==> flow/design.v <==
`timescale 1ns / 1ps
module convolution_stage2 (
          in1,
          in2,
          in3,
          in4,
          in5,
          in6,
          in7,
          in8,
          clk,
          rst,
          start,
          conv_out
  );
input [99:0] in1, in2, in3, in4, in5, in6, in7, in8;
input         clk, rst, start;
output reg [7:0] conv_out;
wire  [3:0]  in1_1, in1_2, in1_3, in1_4, in1_5, in1_6, in1_7, in1_8, in1_9, in1_10, in1_11, in1_12, in1_13;
wire [3:0]   in1_14, in1_15, in1_16, in1_17, in1_18, in1_19, in1_20, in1_21, in1_22, in1_23, in1_24, in1_25;
wire  [3:0]  in2_1, in2_2, in2_3, in2_4, in2_5, in2_6, in2_7, in2_8, in2_9, in2_10, in2_11, in2_12, in2_13;
wire [3:0]   in2_14, in2_15, in2_16, in2_17, in2_18, in2_19, in2_20, in2_21, in2_22, in2_23, in2_24, in2_25;
wire  [3:0]  in3_1, in3_2, in3_3, in3_4, in3_5, in3_6, in3_7, in3_8, in3_9, in3_10, in3_11, in3_12, in3_13;
wire [3:0]   in3_14, in3_15, in3_16, in3_17, in3_18, in3_19, in3_20, in3_21, in3_22, in3_23, in3_24, in3_25;
wire  [3:0]  in4_1, in4_2, in4_3, in4_4, in4_5, in4_6, in4_7, in4_8, in4_9, in4_10, in4_11, in4_12, in4_13;
wire [3:0]   in4_14, in4_15, in4_16, in4_17, in4_18, in4_19, in4_20, in4_21, in4_22, in4_23, in4_24, in4_25;
wire  [3:0]  in5_1, in5_2, in5_3, in5_4, in5_5, in5_6, in5_7, in5_8, in5_9, in5_10, in5_11, in5_12, in5_13;
wire [3:0]   in5_14, in5_15, in5_16, in5_17, in5_18, in5_19, in5_20, in5_21, in5_22, in5_23, in5_24, in5_25;
wire  [3:0]  in6_1, in6_2, in6_3, in6_4, in6_5, in6_6, in6_7, in6_8, in6_9, in6_10, in6_11, in6_12, in6_13;
wire [3:0]   in6_14, in6_15, in6_16, in6_17, in6_18, in6_19, in6_20, in6_21, in6_22, in6_23, in6_24, in6_25;
wire  [3:0]  in7_1, in7_2, in7_3, in7_4, in7_5, in7_6, in7_7, in7_8, in7_9, in7_10, in7_11, in7_12, in7_13;
wire [3:0]   in7_14, in7_15, in7_16, in7_17, in7_18, in7_19, in7_20, in7_21, in7_22, in7_23, in7_24, in7_25;
wire  [3:0]  in8_1, in8_2, in8_3, in8_4, in8_5, in8_6, in8_7, in8_8, in8_9, in8_10, in8_11, in8_12, in8_13;
wire [3:0]   in8_14, in8_15, in8_16, in8_17, in8_18, in8_19, in8_20, in8_21, in8_22, in8_23, in8_24, in8_25;
wire [8:0]   sum1, sum2, sum3, sum4;
wire  [7:0]  mul1_1, mul1_2, mul1_3, mul1_4, mul1_5, mul1_6, mul1_7, mul1_8, mul1_9, mul1_10, mul1_11, mul1_12, mul1_13;
wire [7:0]   mul1_14, mul1_15, mul1_16, mul1_17, mul1_18, mul1_19, mul1_20, mul1_21, mul1_22, mul1_23, mul1_24, mul1_25;
wire  [7:0]  mul2_1, mul2_2, mul2_3, mul2_4, mul2_5, mul2_6, mul2_7, mul2_8, mul2_9, mul2_10, mul2_11, mul2_12, mul2_13;
wire [7:0]   mul2_14, mul2_15, mul2_16, mul2_17, mul2_18, mul2_19, mul2_20, mul2_21, mul2_22, mul2_23, mul2_24, mul2_25;
wire  [7:0]  mul3_1, mul3_2, mul3_3, mul3_4, mul3_5, mul3_6, mul3_7, mul3_8, mul3_9, mul3_10, mul3_11, mul3_12, mul3_13;
wire [7:0]   mul3_14, mul3_15, mul3_16, mul3_17, mul3_18, mul3_19, mul3_20, mul3_21, mul3_22, mul3_23, mul3_24, mul3_25;
wire  [7:0]  mul4_1, mul4_2, mul4_3, mul4_4, mul4_5, mul4_6, mul4_7, mul4_8, mul4_9, mul4_10, mul4_11, mul4_12, mul4_13;
wire [7:0]   mul4_14, mul4_15, mul4_16, mul4_17, mul4_18, mul4_19, mul4_20, mul4_21, mul4_22, mul4_23, mul4_24, mul4_25;
wire [8:0]   temp_out;
always @ ( posedge clk ) begin
  if (rst) begin
  conv_out  <=  0;
  end
  else
    begin
      conv_out <= temp_out[7:0];
    end
end
assign in1_1 	= (start) ? in1[99:96]   	: 4'h0;
assign in1_2 	= (start) ? in1[95:92]   	: 4'h0;
assign in1_3 	= (start) ? in1[91:88]   	: 4'h0;
assign in1_4 	= (start) ? in1[87:84]   	: 4'h0;
assign in1_5 	= (start) ? in1[83:80]   	: 4'h0;
assign in1_6 	= (start) ? in1[79:76]   	: 4'h0;
assign in1_7 	= (start) ? in1[75:72]   	: 4'h0;
assign in1_8 	= (start) ? in1[71:68]   	: 4'h0;
assign in1_9 	= (start) ? in1[67:64]   	: 4'h0;
assign in1_10 	= (start) ? in1[63:60]  	: 4'h0;
assign in1_11 	= (start) ? in1[59:56]  	: 4'h0;
assign in1_12 	= (start) ? in1[55:52]  	: 4'h0;
assign in1_13 	= (start) ? in1[51:48]  	: 4'h0;
assign in1_14	= (start) ? in1[47:44]  	: 4'h0;
assign in1_15 	= (start) ? in1[43:40]  	: 4'h0;
assign in1_16 	= (start) ? in1[39:36]  	: 4'h0;
assign in1_17 	= (start) ? in1[35:32]  	: 4'h0;
assign in1_18 	= (start) ? in1[31:28]  	: 4'h0;
assign in1_19 	= (start) ? in1[27:24]  	: 4'h0;
assign in1_20 	= (start) ? in1[23:20]  	: 4'h0;
assign in1_21 	= (start) ? in1[19:16]  	: 4'h0;
assign in1_22 	= (start) ? in1[15:12]  	: 4'h0;
assign in1_23 	= (start) ? in1[11:8]   	: 4'h0;
assign in1_24 	= (start) ? in1[7:4]    	: 4'h0;
assign in1_25 	= (start) ? in1[3:0]   		: 4'h0;
assign in2_1 	= (start) ? in2[99:96]   	: 4'h0;
assign in2_2 	= (start) ? in2[95:92]   	: 4'h0;
assign in2_3 	= (start) ? in2[91:88]   	: 4'h0;
assign in2_4 	= (start) ? in2[87:84]   	: 4'h0;
assign in2_5 	= (start) ? in2[83:80]   	: 4'h0;
assign in2_6 	= (start) ? in2[79:76]   	: 4'h0;
assign in2_7 	= (start) ? in2[75:72]   	: 4'h0;
assign in2_8 	= (start) ? in2[71:68]   	: 4'h0;
assign in2_9 	= (start) ? in2[67:64]   	: 4'h0;
assign in2_10 	= (start) ? in2[63:60]  	: 4'h0;
assign in2_11 	= (start) ? in2[59:56]  	: 4'h0;
assign in2_12 	= (start) ? in2[55:52]  	: 4'h0;
assign in2_13 	= (start) ? in2[51:48]  	: 4'h0;
assign in2_14	= (start) ? in2[47:44]  	: 4'h0;
assign in2_15 	= (start) ? in2[43:40]  	: 4'h0;
assign in2_16 	= (start) ? in2[39:36]  	: 4'h0;
assign in2_17 	= (start) ? in2[35:32]  	: 4'h0;
assign in2_18 	= (start) ? in2[31:28]  	: 4'h0;
assign in2_19 	= (start) ? in2[27:24]  	: 4'h0;
assign in2_20 	= (start) ? in2[23:20]  	: 4'h0;
assign in2_21 	= (start) ? in2[19:16]  	: 4'h0;
assign in2_22 	= (start) ? in2[15:12]  	: 4'h0;
assign in2_23 	= (start) ? in2[11:8]   	: 4'h0;
assign in2_24 	= (start) ? in2[7:4]    	: 4'h0;
assign in2_25 	= (start) ? in2[3:0]   		: 4'h0;
assign in3_1 	= (start) ? in3[99:96]   	: 4'h0;
assign in3_2 	= (start) ? in3[95:92]   	: 4'h0;
assign in3_3 	= (start) ? in3[91:88]   	: 4'h0;
assign in3_4 	= (start) ? in3[87:84]   	: 4'h0;
assign in3_5 	= (start) ? in3[83:80]   	: 4'h0;
assign in3_6 	= (start) ? in3[79:76]   	: 4'h0;
assign in3_7 	= (start) ? in3[75:72]   	: 4'h0;
assign in3_8 	= (start) ? in3[71:68]   	: 4'h0;
assign in3_9 	= (start) ? in3[67:64]   	: 4'h0;
assign in3_10 	= (start) ? in3[63:60]  	: 4'h0;
assign in3_11 	= (start) ? in3[59:56]  	: 4'h0;
assign in3_12 	= (start) ? in3[55:52]  	: 4'h0;
assign in3_13 	= (start) ? in3[51:48]  	: 4'h0;
assign in3_14	= (start) ? in3[47:44]  	: 4'h0;
assign in3_15 	= (start) ? in3[43:40]  	: 4'h0;
assign in3_16 	= (start) ? in3[39:36]  	: 4'h0;
assign in3_17 	= (start) ? in3[35:32]  	: 4'h0;
assign in3_18 	= (start) ? in3[31:28]  	: 4'h0;
assign in3_19 	= (start) ? in3[27:24]  	: 4'h0;
assign in3_20 	= (start) ? in3[23:20]  	: 4'h0;
assign in3_21 	= (start) ? in3[19:16]  	: 4'h0;
assign in3_22 	= (start) ? in3[15:12]  	: 4'h0;
assign in3_23 	= (start) ? in3[11:8]   	: 4'h0;
assign in3_24 	= (start) ? in3[7:4]    	: 4'h0;
assign in3_25 	= (start) ? in3[3:0]   		: 4'h0;
assign in4_1 	= (start) ? in4[99:96]   	: 4'h0;
assign in4_2 	= (start) ? in4[95:92]   	: 4'h0;
assign in4_3 	= (start) ? in4[91:88]   	: 4'h0;
assign in4_4 	= (start) ? in4[87:84]   	: 4'h0;
assign in4_5 	= (start) ? in4[83:80]   	: 4'h0;
assign in4_6 	= (start) ? in4[79:76]   	: 4'h0;
assign in4_7 	= (start) ? in4[75:72]   	: 4'h0;
assign in4_8 	= (start) ? in4[71:68]   	: 4'h0;
assign in4_9 	= (start) ? in4[67:64]   	: 4'h0;
assign in4_10 	= (start) ? in4[63:60]  	: 4'h0;
assign in4_11 	= (start) ? in4[59:56]  	: 4'h0;
assign in4_12 	= (start) ? in4[55:52]  	: 4'h0;
assign in4_13 	= (start) ? in4[51:48]  	: 4'h0;
assign in4_14	= (start) ? in4[47:44]  	: 4'h0;
assign in4_15 	= (start) ? in4[43:40]  	: 4'h0;
assign in4_16 	= (start) ? in4[39:36]  	: 4'h0;
assign in4_17 	= (start) ? in4[35:32]  	: 4'h0;
assign in4_18 	= (start) ? in4[31:28]  	: 4'h0;
assign in4_19 	= (start) ? in4[27:24]  	: 4'h0;
assign in4_20 	= (start) ? in4[23:20]  	: 4'h0;
assign in4_21 	= (start) ? in4[19:16]  	: 4'h0;
assign in4_22 	= (start) ? in4[15:12]  	: 4'h0;
assign in4_23 	= (start) ? in4[11:8]   	: 4'h0;
assign in4_24 	= (start) ? in4[7:4]    	: 4'h0;
assign in4_25 	= (start) ? in4[3:0]   		: 4'h0;
assign in5_1 	= (start) ? in5[99:96]   	: 4'h0;
assign in5_2 	= (start) ? in5[95:92]   	: 4'h0;
assign in5_3 	= (start) ? in5[91:88]   	: 4'h0;
assign in5_4 	= (start) ? in5[87:84]   	: 4'h0;
assign in5_5 	= (start) ? in5[83:80]   	: 4'h0;
assign in5_6 	= (start) ? in5[79:76]   	: 4'h0;
assign in5_7 	= (start) ? in5[75:72]   	: 4'h0;
assign in5_8 	= (start) ? in5[71:68]   	: 4'h0;
assign in5_9 	= (start) ? in5[67:64]   	: 4'h0;
assign in5_10 	= (start) ? in5[63:60]  	: 4'h0;
assign in5_11 	= (start) ? in5[59:56]  	: 4'h0;
assign in5_12 	= (start) ? in5[55:52]  	: 4'h0;
assign in5_13 	= (start) ? in5[51:48]  	: 4'h0;
assign in5_14	= (start) ? in5[47:44]  	: 4'h0;
assign in5_15 	= (start) ? in5[43:40]  	: 4'h0;
assign in5_16 	= (start) ? in5[39:36]  	: 4'h0;
assign in5_17 	= (start) ? in5[35:32]  	: 4'h0;
assign in5_18 	= (start) ? in5[31:28]  	: 4'h0;
assign in5_19 	= (start) ? in5[27:24]  	: 4'h0;
assign in5_20 	= (start) ? in5[23:20]  	: 4'h0;
assign in5_21 	= (start) ? in5[19:16]  	: 4'h0;
assign in5_22 	= (start) ? in5[15:12]  	: 4'h0;
assign in5_23 	= (start) ? in5[11:8]   	: 4'h0;
assign in5_24 	= (start) ? in5[7:4]    	: 4'h0;
assign in5_25 	= (start) ? in5[3:0]   		: 4'h0;
assign in6_1 	= (start) ? in6[99:96]   	: 4'h0;
assign in6_2 	= (start) ? in6[95:92]   	: 4'h0;
assign in6_3 	= (start) ? in6[91:88]   	: 4'h0;
assign in6_4 	= (start) ? in6[87:84]   	: 4'h0;
assign in6_5 	= (start) ? in6[83:80]   	: 4'h0;
assign in6_6 	= (start) ? in6[79:76]   	: 4'h0;
assign in6_7 	= (start) ? in6[75:72]   	: 4'h0;
assign in6_8 	= (start) ? in6[71:68]   	: 4'h0;
assign in6_9 	= (start) ? in6[67:64]   	: 4'h0;
assign in6_10 	= (start) ? in6[63:60]  	: 4'h0;
assign in6_11 	= (start) ? in6[59:56]  	: 4'h0;
assign in6_12 	= (start) ? in6[55:52]  	: 4'h0;
assign in6_13 	= (start) ? in6[51:48]  	: 4'h0;
assign in6_14	= (start) ? in6[47:44]  	: 4'h0;
assign in6_15 	= (start) ? in6[43:40]  	: 4'h0;
assign in6_16 	= (start) ? in6[39:36]  	: 4'h0;
assign in6_17 	= (start) ? in6[35:32]  	: 4'h0;
assign in6_18 	= (start) ? in6[31:28]  	: 4'h0;
assign in6_19 	= (start) ? in6[27:24]  	: 4'h0;
assign in6_20 	= (start) ? in6[23:20]  	: 4'h0;
assign in6_21 	= (start) ? in6[19:16]  	: 4'h0;
assign in6_22 	= (start) ? in6[15:12]  	: 4'h0;
assign in6_23 	= (start) ? in6[11:8]   	: 4'h0;
assign in6_24 	= (start) ? in6[7:4]    	: 4'h0;
assign in6_25 	= (start) ? in6[3:0]   		: 4'h0;
assign in7_1 	= (start) ? in7[99:96]   	: 4'h0;
assign in7_2 	= (start) ? in7[95:92]   	: 4'h0;
assign in7_3 	= (start) ? in7[91:88]   	: 4'h0;
assign in7_4 	= (start) ? in7[87:84]   	: 4'h0;
assign in7_5 	= (start) ? in7[83:80]   	: 4'h0;
assign in7_6 	= (start) ? in7[79:76]   	: 4'h0;
assign in7_7 	= (start) ? in7[75:72]   	: 4'h0;
assign in7_8 	= (start) ? in7[71:68]   	: 4'h0;
assign in7_9 	= (start) ? in7[67:64]   	: 4'h0;
assign in7_10 	= (start) ? in7[63:60]  	: 4'h0;
assign in7_11 	= (start) ? in7[59:56]  	: 4'h0;
assign in7_12 	= (start) ? in7[55:52]  	: 4'h0;
assign in7_13 	= (start) ? in7[51:48]  	: 4'h0;
assign in7_14	= (start) ? in7[47:44]  	: 4'h0;
assign in7_15 	= (start) ? in7[43:40]  	: 4'h0;
assign in7_16 	= (start) ? in7[39:36]  	: 4'h0;
assign in7_17 	= (start) ? in7[35:32]  	: 4'h0;
assign in7_18 	= (start) ? in7[31:28]  	: 4'h0;
assign in7_19 	= (start) ? in7[27:24]  	: 4'h0;
assign in7_20 	= (start) ? in7[23:20]  	: 4'h0;
assign in7_21 	= (start) ? in7[19:16]  	: 4'h0;
assign in7_22 	= (start) ? in7[15:12]  	: 4'h0;
assign in7_23 	= (start) ? in7[11:8]   	: 4'h0;
assign in7_24 	= (start) ? in7[7:4]    	: 4'h0;
assign in7_25 	= (start) ? in7[3:0]   		: 4'h0;
assign in8_1 	= (start) ? in8[99:96]   	: 4'h0;
assign in8_2 	= (start) ? in8[95:92]   	: 4'h0;
assign in8_3 	= (start) ? in8[91:88]   	: 4'h0;
assign in8_4 	= (start) ? in8[87:84]   	: 4'h0;
assign in8_5 	= (start) ? in8[83:80]   	: 4'h0;
assign in8_6 	= (start) ? in8[79:76]   	: 4'h0;
assign in8_7 	= (start) ? in8[75:72]   	: 4'h0;
assign in8_8 	= (start) ? in8[71:68]   	: 4'h0;
assign in8_9 	= (start) ? in8[67:64]   	: 4'h0;
assign in8_10 	= (start) ? in8[63:60]  	: 4'h0;
assign in8_11 	= (start) ? in8[59:56]  	: 4'h0;
assign in8_12 	= (start) ? in8[55:52]  	: 4'h0;
assign in8_13 	= (start) ? in8[51:48]  	: 4'h0;
assign in8_14	= (start) ? in8[47:44]  	: 4'h0;
assign in8_15 	= (start) ? in8[43:40]  	: 4'h0;
assign in8_16 	= (start) ? in8[39:36]  	: 4'h0;
assign in8_17 	= (start) ? in8[35:32]  	: 4'h0;
assign in8_18 	= (start) ? in8[31:28]  	: 4'h0;
assign in8_19 	= (start) ? in8[27:24]  	: 4'h0;
assign in8_20 	= (start) ? in8[23:20]  	: 4'h0;
assign in8_21 	= (start) ? in8[19:16]  	: 4'h0;
assign in8_22 	= (start) ? in8[15:12]  	: 4'h0;
assign in8_23 	= (start) ? in8[11:8]   	: 4'h0;
assign in8_24 	= (start) ? in8[7:4]    	: 4'h0;
assign in8_25 	= (start) ? in8[3:0]   		: 4'h0;
assign mul1_1 = (start) ? (in1_1 * in5_1) : 8'h00;
assign mul1_2 = (start) ? (in1_2 * in5_2) : 8'h00;
assign mul1_3 = (start) ? (in1_3 * in5_3) : 8'h00;
assign mul1_4 = (start) ? (in1_4 * in5_4) : 8'h00;
assign mul1_5 = (start) ? (in1_5 * in5_5) : 8'h00;
assign mul1_6 = (start) ? (in1_6 * in5_6) : 8'h00;
assign mul1_7 = (start) ? (in1_7 * in5_7) : 8'h00;
assign mul1_8 = (start) ? (in1_8 * in5_8) : 8'h00;
assign mul1_9 = (start) ? (in1_9 * in5_9) : 8'h00;
assign mul1_10 = (start) ? (in1_10 * in5_10) : 8'h00;
assign mul1_11 = (start) ? (in1_11 * in5_11) : 8'h00;
assign mul1_12 = (start) ? (in1_12 * in5_12) : 8'h00;
assign mul1_13 = (start) ? (in1_13 * in5_13) : 8'h00;
assign mul1_14 = (start) ? (in1_14 * in5_14) : 8'h00;
assign mul1_15 = (start) ? (in1_15 * in5_15) : 8'h00;
assign mul1_16 = (start) ? (in1_16 * in5_16) : 8'h00;
assign mul1_17 = (start) ? (in1_17 * in5_17) : 8'h00;
assign mul1_18 = (start) ? (in1_18 * in5_18) : 8'h00;
assign mul1_19 = (start) ? (in1_19 * in5_19) : 8'h00;
assign mul1_20 = (start) ? (in1_20 * in5_20) : 8'h00;
assign mul1_21 = (start) ? (in1_21 * in5_21) : 8'h00;
assign mul1_22 = (start) ? (in1_22 * in5_22) : 8'h00;
assign mul1_23 = (start) ? (in1_23 * in5_23) : 8'h00;
assign mul1_24 = (start) ? (in1_24 * in5_24) : 8'h00;
assign mul1_25 = (start) ? (in1_25 * in5_25) : 8'h00;
assign mul2_1 = (start) ? (in2_1 * in6_1) : 8'h00;
assign mul2_2 = (start) ? (in2_2 * in6_2) : 8'h00;
assign mul2_3 = (start) ? (in2_3 * in6_3) : 8'h00;
assign mul2_4 = (start) ? (in2_4 * in6_4) : 8'h00;
assign mul2_5 = (start) ? (in2_5 * in6_5) : 8'h00;
assign mul2_6 = (start) ? (in2_6 * in6_6) : 8'h00;
assign mul2_7 = (start) ? (in2_7 * in6_7) : 8'h00;
assign mul2_8 = (start) ? (in2_8 * in6_8) : 8'h00;
assign mul2_9 = (start) ? (in2_9 * in6_9) : 8'h00;
assign mul2_10 = (start) ? (in2_10 * in6_10) : 8'h00;
assign mul2_11 = (start) ? (in2_11 * in6_11) : 8'h00;
assign mul2_12 = (start) ? (in2_12 * in6_12) : 8'h00;
assign mul2_13 = (start) ? (in2_13 * in6_13) : 8'h00;
assign mul2_14 = (start) ? (in2_14 * in6_14) : 8'h00;
assign mul2_15 = (start) ? (in2_15 * in6_15) : 8'h00;
assign mul2_16 = (start) ? (in2_16 * in6_16) : 8'h00;
assign mul2_17 = (start) ? (in2_17 * in6_17) : 8'h00;
assign mul2_18 = (start) ? (in2_18 * in6_18) : 8'h00;
assign mul2_19 = (start) ? (in2_19 * in6_19) : 8'h00;
assign mul2_20 = (start) ? (in2_20 * in6_20) : 8'h00;
assign mul2_21 = (start) ? (in2_21 * in6_21) : 8'h00;
assign mul2_22 = (start) ? (in2_22 * in6_22) : 8'h00;
assign mul2_23 = (start) ? (in2_23 * in6_23) : 8'h00;
assign mul2_24 = (start) ? (in2_24 * in6_24) : 8'h00;
assign mul2_25 = (start) ? (in2_25 * in6_25) : 8'h00;
assign mul3_1 = (start) ? (in3_1 * in7_1) : 8'h00;
assign mul3_2 = (start) ? (in3_2 * in7_2) : 8'h00;
assign mul3_3 = (start) ? (in3_3 * in7_3) : 8'h00;
assign mul3_4 = (start) ? (in3_4 * in7_4) : 8'h00;
assign mul3_5 = (start) ? (in3_5 * in7_5) : 8'h00;
assign mul3_6 = (start) ? (in3_6 * in7_6) : 8'h00;
assign mul3_7 = (start) ? (in3_7 * in7_7) : 8'h00;
assign mul3_8 = (start) ? (in3_8 * in7_8) : 8'h00;
assign mul3_9 = (start) ? (in3_9 * in7_9) : 8'h00;
assign mul3_10 = (start) ? (in3_10 * in7_10) : 8'h00;
assign mul3_11 = (start) ? (in3_11 * in7_11) : 8'h00;
assign mul3_12 = (start) ? (in3_12 * in7_12) : 8'h00;
assign mul3_13 = (start) ? (in3_13 * in7_13) : 8'h00;
assign mul3_14 = (start) ? (in3_14 * in7_14) : 8'h00;
assign mul3_15 = (start) ? (in3_15 * in7_15) : 8'h00;
assign mul3_16 = (start) ? (in3_16 * in7_16) : 8'h00;
assign mul3_17 = (start) ? (in3_17 * in7_17) : 8'h00;
assign mul3_18 = (start) ? (in3_18 * in7_18) : 8'h00;
assign mul3_19 = (start) ? (in3_19 * in7_19) : 8'h00;
assign mul3_20 = (start) ? (in3_20 * in7_20) : 8'h00;
assign mul3_21 = (start) ? (in3_21 * in7_21) : 8'h00;
assign mul3_22 = (start) ? (in3_22 * in7_22) : 8'h00;
assign mul3_23 = (start) ? (in3_23 * in7_23) : 8'h00;
assign mul3_24 = (start) ? (in3_24 * in7_24) : 8'h00;
assign mul3_25 = (start) ? (in3_25 * in7_25) : 8'h00;
assign mul4_1 = (start) ? (in4_1 * in8_1) : 8'h00;
assign mul4_2 = (start) ? (in4_2 * in8_2) : 8'h00;
assign mul4_3 = (start) ? (in4_3 * in8_3) : 8'h00;
assign mul4_4 = (start) ? (in4_4 * in8_4) : 8'h00;
assign mul4_5 = (start) ? (in4_5 * in8_5) : 8'h00;
assign mul4_6 = (start) ? (in4_6 * in8_6) : 8'h00;
assign mul4_7 = (start) ? (in4_7 * in8_7) : 8'h00;
assign mul4_8 = (start) ? (in4_8 * in8_8) : 8'h00;
assign mul4_9 = (start) ? (in4_9 * in8_9) : 8'h00;
assign mul4_10 = (start) ? (in4_10 * in8_10) : 8'h00;
assign mul4_11 = (start) ? (in4_11 * in8_11) : 8'h00;
assign mul4_12 = (start) ? (in4_12 * in8_12) : 8'h00;
assign mul4_13 = (start) ? (in4_13 * in8_13) : 8'h00;
assign mul4_14 = (start) ? (in4_14 * in8_14) : 8'h00;
assign mul4_15 = (start) ? (in4_15 * in8_15) : 8'h00;
assign mul4_16 = (start) ? (in4_16 * in8_16) : 8'h00;
assign mul4_17 = (start) ? (in4_17 * in8_17) : 8'h00;
assign mul4_18 = (start) ? (in4_18 * in8_18) : 8'h00;
assign mul4_19 = (start) ? (in4_19 * in8_19) : 8'h00;
assign mul4_20 = (start) ? (in4_20 * in8_20) : 8'h00;
assign mul4_21 = (start) ? (in4_21 * in8_21) : 8'h00;
assign mul4_22 = (start) ? (in4_22 * in8_22) : 8'h00;
assign mul4_23 = (start) ? (in4_23 * in8_23) : 8'h00;
assign mul4_24 = (start) ? (in4_24 * in8_24) : 8'h00;
assign mul4_25 = (start) ? (in4_25 * in8_25) : 8'h00;
assign sum1 = mul1_1 + mul1_2 + mul1_3 + mul1_4 + mul1_5 + mul1_6 + mul1_7 + mul1_8 + mul1_9 + mul1_10 + mul1_11 + mul1_12 + mul1_13 + mul1_14 +
              mul1_15 + mul1_16 + mul1_17 + mul1_18 + mul1_19 + mul1_20 + mul1_21 + mul1_22 + mul1_23 + mul1_24 + mul1_25;
assign sum2 = mul2_1 + mul2_2 + mul2_3 + mul2_4 + mul2_5 + mul2_6 + mul2_7 + mul2_8 + mul2_9 + mul2_10 + mul2_11 + mul2_12 + mul2_13 + mul2_14 +
              mul2_15 + mul2_16 + mul2_17 + mul2_18 + mul2_19 + mul2_20 + mul2_21 + mul2_22 + mul2_23 + mul2_24 + mul2_25;
assign sum3 = mul3_1 + mul3_2 + mul3_3 + mul3_4 + mul3_5 + mul3_6 + mul3_7 + mul3_8 + mul3_9 + mul3_10 + mul3_11 + mul3_12 + mul3_13 + mul3_14 +
              mul3_15 + mul3_16 + mul3_17 + mul3_18 + mul3_19 + mul3_20 + mul3_21 + mul3_22 + mul3_23 + mul3_24 + mul3_25;
assign sum4 = mul4_1 + mul4_2 + mul4_3 + mul4_4 + mul4_5 + mul4_6 + mul4_7 + mul4_8 + mul4_9 + mul4_10 + mul4_11 + mul4_12 + mul4_13 + mul4_14 +
              mul4_15 + mul4_16 + mul4_17 + mul4_18 + mul4_19 + mul4_20 + mul4_21 + mul4_22 + mul4_23 + mul4_24 + mul4_25;
assign temp_out = sum1  + sum2 + sum3  + sum4;
endmodule  
---- Step by step through the tools: convolution_stage2 ----
The steps from the RTL of convolution_stage2 to its reports follow in flow order.
Lines are those of the file above, counted from 1.
Operators carry their Yosys type and port widths (W data, S select, Z words).
Library cell names are shortened.
Not given: n/a
set-up
  top ..................................... convolution_stage2
  clock ................................... clk
  cell library ............................ sky130hd
  corner .................................. tt_025C_1v80

---- After elaboration ----
Counts by Yosys on the flattened word-level netlist (proc, flatten, opt, wreduce; memories kept). Register bits leave out memories and registers merged into their read ports (data or address); mux counts leave out enables and synchronous resets folded into registers. Print and check cells are left out. Cells with the same type and inputs are merged into one.
storage and ports
  input port bits ......................... 803
  RAM bits ................................ 0
  memory bits (read-only) ................. 0
  clocked read ports x word width ......... 0
  bits in latches ......................... 0
  register bits after elaboration ......... 8
  memories ................................ 0
cells by class
  shift operators ......................... 0
  reduce/logical cells .................... 0
  $add $sub $neg .......................... 99
  bitwise logic cells ..................... 0
  multiplexer cells ....................... 300
  equality and inequality tests ........... 0
  div/mod/pow operators ................... 0
  magnitude comparators ................... 0
  multipliers ............................. 100
operators with widths
  cell           number
  $mul A4 B4 Y8  100
  $mux W8        100
  $mux W4        200
  $add A8 B8 Y8  99

---- Depth ----
Longest topological path by Yosys (ltp), each cell counted once; first at word level (registers and memories cut), then after technology mapping (sequential cells cut; the memories' decode and read muxes count).
logic depth
  depth after elaboration ................. 30
  ABC_AREA ................................ 1
  gate-level depth with buffers ........... 53
  gate-level depth less buffers ........... 49

---- After synthesis ----
Source: synth_stat.txt of the flow (Yosys; design flattened, memories mapped). It holds for the ABC_AREA given above (unset counts as 0); a run with the other value may have another netlist.
cell types
  cell type  number  total area (um^2)
  fa_1       992     1.99E+04
  ha_1       1266    1.58E+04
  inv_1      2264    8498.15
  nand2_1    1830    6.87E+03
  nor2_1     1275    4785.84
  nand3_1    504     2.52E+03
  a21oi_1    393     1.97E+03
  o21ai_0    224     1.12E+03
  nand4_1    138     863.328
  xor2_1     96      840.806
  clkbuf_1   148     555.533
  xnor2_1    61      534.262
  nor3_1     84      420.403
  a31oi_1    66      412.896
  o21a_1     37      277.766
  a21o_1     31      232.723
  or2_2      36      225.216
  nand3b_1   25      187.68
Other cell types: 21; their cells: 54.
synthesis totals
  cell area after synthesis ............... 66557.6 um^2
  mapped cells ............................ 9524
  sequential area ......................... 160.2 um^2
  flip-flop cells ......................... 8
  buffer cells ............................ 151

---- Timing after synthesis ----
Path of least setup slack by OpenSTA after synthesis, without wires, with an ideal clock, recovery checks aside; 20% of the period is set as input and as output delay. Where synthesis merged equal registers, the netlist keeps one of their names.
path post-synthesis
  path kind ............................... input-to-reg
  start ................................... input start
  end ..................................... register conv_out[7]
  library setup time ...................... 0.127 ns
  required time ........................... 13.873 ns
  setup slack ............................. 0.325 ns
  arrival ................................. 13.548 ns
  clock period ............................ 14.0 ns
  input delay ............................. 2.800 ns
  stages .................................. 49
  path delay .............................. 10.875 ns
  synthesis period reached ................ 13.675 ns
"path delay" = arrival - input delay + setup time.
"stages": output pins that drive a net of the path, with the launching flip-flop's if there is one; two outputs of one cell count as two.
"synthesis period reached" = period - worst setup slack (recovery checks aside). The figure is calculated, with input and output delays left at 20% of the set period.
The rows between start and end are the longest chain of elaborated cells between them; the timing report does not say that the signal goes this way. Where chains are equally long, one stands for them.
Each line given opens the expression or statement behind the cell; cells for indexed reads and writes are added by Yosys, which also makes memories of some case tables.
on the way, post-synthesis
  cell sequence ........................... buf_4 > clkbuf_1 > clkbuf_1 > clkbuf_1 > clkbuf_1 > nand3_1 > fa_1 > fa_1 > inv_1 > fa_1 > a21o_1 > a21oi_1 > inv_1 > a21oi_1 > o21ai_0 > fa_1 > inv_1 > fa_1 > [13 not listed] > fa_1 > inv_1 > ha_1 > inv_1 > nor2_1 > nor2_1 > xnor2_1 > xor3_1 > nand2_1 > nand2_1 > inv_1 > nand2_1 > nand2_1 > inv_1 > nand3_1 > nand2_1 > nand2_1 > a21oi_2
  length of the longest elaborated chain .. 30
RTL lines, path post-synthesis
  item                         RTL line  RTL
  start, declared              17        input         clk, rst, start;
  $mux W4                      54        assign in1_1 = (start) ? in1[99:96] : 4'h0;
  $mul A4 B4 Y8                254       assign mul1_1 = (start) ? (in1_1 * in5_1) : 8'h00;
  $mux W8                      254
  $add A8 B8 Y8 (24 in a row)  354       assign sum1 = mul1_1 + mul1_2 + mul1_3 + mul1_4 + mul1_5 + mul1_6 + mul1_7 + mul1_8 + mul1_9 + mul1_10 + mul1_ ...
  $add A8 B8 Y8 (3 in a row)   362       assign temp_out = sum1  + sum2 + sum3  + sum4;
  end, assigned                47        conv_out  <=  0;
  end, assigned                51        conv_out <= temp_out[7:0];
  end, declared                18        output reg [7:0] conv_out;

---- Worst path after layout ----
From the final timing report of stored run 2: the path of least setup slack in the routed layout; clock arrival at registers is part of the times.
path after layout
  path kind ............................... input-to-reg
  start ................................... input start
  end ..................................... register conv_out[7]
  input delay ............................. 2.90 ns
  library setup time ...................... 0.10 ns
  stages .................................. 45
  arrival ................................. 14.61 ns
  required time ........................... 14.63 ns
  clock period ............................ 14.5 ns
  setup slack ............................. 0.02 ns
The rows between start and end are the longest chain of elaborated cells between them; the timing report does not say that the signal goes this way. Where chains are equally long, one stands for them.
on the way, after layout
  cell sequence ........................... buf_4 > buf_12 > buf_8 > buf_8 > clkbuf_16 > buf_4 > nand3_1 > fa_1 > fa_1 > fa_1 > nor2_1 > nor2_1 > nor2_1 > nor3_1 > nor3_1 > fa_1 > fa_1 > fa_1 > [9 not listed] > inv_1 > fa_1 > inv_1 > ha_1 > inv_1 > nor2_1 > nor2_1 > xnor2_2 > xnor3_1 > nand2_1 > nand2_1 > nand3_1 > nand2_1 > inv_1 > nand3_1 > nand2_1 > nand2_1 > a21oi_4
  length of the longest elaborated chain .. 30
RTL lines, path after layout
  item                         RTL line  RTL
  start, declared              17        input         clk, rst, start;
  $mux W4                      54        assign in1_1 = (start) ? in1[99:96] : 4'h0;
  $mul A4 B4 Y8                254       assign mul1_1 = (start) ? (in1_1 * in5_1) : 8'h00;
  $mux W8                      254
  $add A8 B8 Y8 (24 in a row)  354       assign sum1 = mul1_1 + mul1_2 + mul1_3 + mul1_4 + mul1_5 + mul1_6 + mul1_7 + mul1_8 + mul1_9 + mul1_10 + mul1_ ...
  $add A8 B8 Y8 (3 in a row)   362       assign temp_out = sum1  + sum2 + sum3  + sum4;
  end, assigned                47        conv_out  <=  0;
  end, assigned                51        conv_out <= temp_out[7:0];
  end, declared                18        output reg [7:0] conv_out;

Data sheet: physical implementation of convolution_stage2

convolution_stage2 through Yosys and OpenROAD on sky130hd: 4 stored runs, unordered, with their settings and measured results. The constraints put input and output delay at 20% of the set period each and load the outputs with 0.01 pF.
"achieved clock period (ns)" = clock period - worst setup slack. The figure is calculated, with input and output delays left at 20% of the set period.
"worst setup path time (ns)" = time allowed to the worst setup path (clock period - input delay - output delay, where it has them) - its slack; a late launch clock adds to it, a late capture clock takes from it.

Flow files of stored run 1
==> flow/run.sh <==
#!/bin/bash
# the make line also repeats the synthesis and layout settings of config.mk as NAME=value (left out here)
make -C /OpenROAD-flow-scripts/flow DESIGN_CONFIG=/design/flow/config.mk WORK_HOME=/design/flow/orfs CLKGATE_MAP_FILE= finish
==> flow/config.mk <==
export PLATFORM = sky130hd
export DESIGN_NAME = convolution_stage2
export DESIGN_NICKNAME = convolution_stage2
export VERILOG_FILES = /design/flow/design.v
export SDC_FILE = /design/flow/constraint.sdc
export NUM_CORES = 4
export LEC_CHECK = 0
export ABC_AREA = 1
export CAP_MARGIN = 20
export CELL_PAD_IN_SITES_GLOBAL_PLACEMENT = 3
export CORE_ASPECT_RATIO = 1.43
export CORE_MARGIN = 2
export CORE_UTILIZATION = 60
export CTS_CLUSTER_SIZE = 48
export GPL_ROUTABILITY_DRIVEN = 0
export GPL_TIMING_DRIVEN = 0
export HOLD_SLACK_MARGIN = 0.2
export MAX_ROUTING_LAYER = met4
export MIN_ROUTING_LAYER = met1
export PLACE_DENSITY = 0.49
export SETUP_SLACK_MARGIN = -0.19
export SLEW_MARGIN = 25
export TNS_END_PERCENT = 95
==> flow/constraint.sdc <==
create_clock -name core_clock -period 14.5 [get_ports {clk}]
set_input_delay 2.9000 -clock core_clock [delete_from_list [all_inputs] [get_ports {clk}]]
set_output_delay 2.9000 -clock core_clock [all_outputs]
set_load 0.01 [all_outputs]

report of stored run 1: did not finish, place, GPL-0301

Flow files of stored run 2
==> flow/run.sh <==
#!/bin/bash
# the make line also repeats the synthesis and layout settings of config.mk as NAME=value (left out here)
make -C /OpenROAD-flow-scripts/flow DESIGN_CONFIG=/design/flow/config.mk WORK_HOME=/design/flow/orfs CLKGATE_MAP_FILE= finish
==> flow/config.mk <==
export PLATFORM = sky130hd
export DESIGN_NAME = convolution_stage2
export DESIGN_NICKNAME = convolution_stage2
export VERILOG_FILES = /design/flow/design.v
export SDC_FILE = /design/flow/constraint.sdc
export NUM_CORES = 4
export LEC_CHECK = 0
export ABC_AREA = 1
export CAP_MARGIN = 5
export CELL_PAD_IN_SITES_GLOBAL_PLACEMENT = 0
export CORE_ASPECT_RATIO = 0.77
export CORE_MARGIN = 2
export CORE_UTILIZATION = 60
export CTS_CLUSTER_SIZE = 48
export GPL_ROUTABILITY_DRIVEN = 0
export GPL_TIMING_DRIVEN = 0
export HOLD_SLACK_MARGIN = 0.2
export MAX_ROUTING_LAYER = met4
export MIN_ROUTING_LAYER = met1
export PLACE_DENSITY = 0.49
export SETUP_SLACK_MARGIN = -0.19
export SLEW_MARGIN = 40
export TNS_END_PERCENT = 35
==> flow/constraint.sdc <==
create_clock -name core_clock -period 14.5 [get_ports {clk}]
set_input_delay 2.9000 -clock core_clock [delete_from_list [all_inputs] [get_ports {clk}]]
set_output_delay 2.9000 -clock core_clock [all_outputs]
set_load 0.01 [all_outputs]

report of stored run 2
yosys chip area after synthesis (um^2): 66557.6
finish__design__die__area: 113632.0
finish__design__instance__area__stdcell: 78365.2
finish__design__instance__utilization: 0.7104
finish__timing__setup__ws: 0.023
finish__timing__setup__tns: 0.000
finish__timing__hold__ws: 3.224
achieved clock period (ns): 14.477
worst setup path time (ns): 11.58
worst setup path kind: input-to-reg

Flow files of stored run 3
==> flow/run.sh <==
#!/bin/bash
# the make line also repeats the synthesis and layout settings of config.mk as NAME=value (left out here)
make -C /OpenROAD-flow-scripts/flow DESIGN_CONFIG=/design/flow/config.mk WORK_HOME=/design/flow/orfs CLKGATE_MAP_FILE= finish
==> flow/config.mk <==
export PLATFORM = sky130hd
export DESIGN_NAME = convolution_stage2
export DESIGN_NICKNAME = convolution_stage2
export VERILOG_FILES = /design/flow/design.v
export SDC_FILE = /design/flow/constraint.sdc
export NUM_CORES = 4
export LEC_CHECK = 0
export CAP_MARGIN = 20
export CELL_PAD_IN_SITES_DETAIL_PLACEMENT = 1
export CELL_PAD_IN_SITES_GLOBAL_PLACEMENT = 0
export CORE_ASPECT_RATIO = 1.35
export CORE_MARGIN = 2
export CORE_UTILIZATION = 64
export CTS_CLUSTER_SIZE = 68
export GPL_ROUTABILITY_DRIVEN = 0
export GPL_TIMING_DRIVEN = 0
export HOLD_SLACK_MARGIN = 0.11
export MAX_ROUTING_LAYER = met5
export SETUP_SLACK_MARGIN = -1.16
export SLEW_MARGIN = 20
export TNS_END_PERCENT = 85
==> flow/constraint.sdc <==
create_clock -name core_clock -period 14.0 [get_ports {clk}]
set_input_delay 2.8000 -clock core_clock [delete_from_list [all_inputs] [get_ports {clk}]]
set_output_delay 2.8000 -clock core_clock [all_outputs]
set_load 0.01 [all_outputs]

report of stored run 3: did not finish, place, DPL-0033

Flow files of stored run 4
==> flow/run.sh <==
#!/bin/bash
# the make line also repeats the synthesis and layout settings of config.mk as NAME=value (left out here)
make -C /OpenROAD-flow-scripts/flow DESIGN_CONFIG=/design/flow/config.mk WORK_HOME=/design/flow/orfs CLKGATE_MAP_FILE= finish
==> flow/config.mk <==
export PLATFORM = sky130hd
export DESIGN_NAME = convolution_stage2
export DESIGN_NICKNAME = convolution_stage2
export VERILOG_FILES = /design/flow/design.v
export SDC_FILE = /design/flow/constraint.sdc
export NUM_CORES = 4
export LEC_CHECK = 0
export ABC_AREA = 1
export CAP_MARGIN = 20
export CELL_PAD_IN_SITES_DETAIL_PLACEMENT = 1
export CORE_ASPECT_RATIO = 1.17
export CORE_MARGIN = 4
export CORE_UTILIZATION = 52
export CTS_CLUSTER_SIZE = 86
export HOLD_SLACK_MARGIN = 0.07
export MAX_ROUTING_LAYER = met4
export PLACE_DENSITY_LB_ADDON = 0.07
export SETUP_SLACK_MARGIN = 0.13
export SLEW_MARGIN = 20
export TNS_END_PERCENT = 90
==> flow/constraint.sdc <==
create_clock -name core_clock -period 22.0 [get_ports {clk}]
set_input_delay 4.4000 -clock core_clock [delete_from_list [all_inputs] [get_ports {clk}]]
set_output_delay 4.4000 -clock core_clock [all_outputs]
set_load 0.01 [all_outputs]

report of stored run 4
yosys chip area after synthesis (um^2): 66557.6
finish__design__die__area: 133801.0
finish__design__instance__area__stdcell: 76470.8
finish__design__instance__utilization: 0.6037
finish__timing__setup__ws: 4.932
finish__timing__setup__tns: 0.000
finish__timing__hold__ws: 4.992
achieved clock period (ns): 17.068
worst setup path time (ns): 12.67
worst setup path kind: input-to-reg
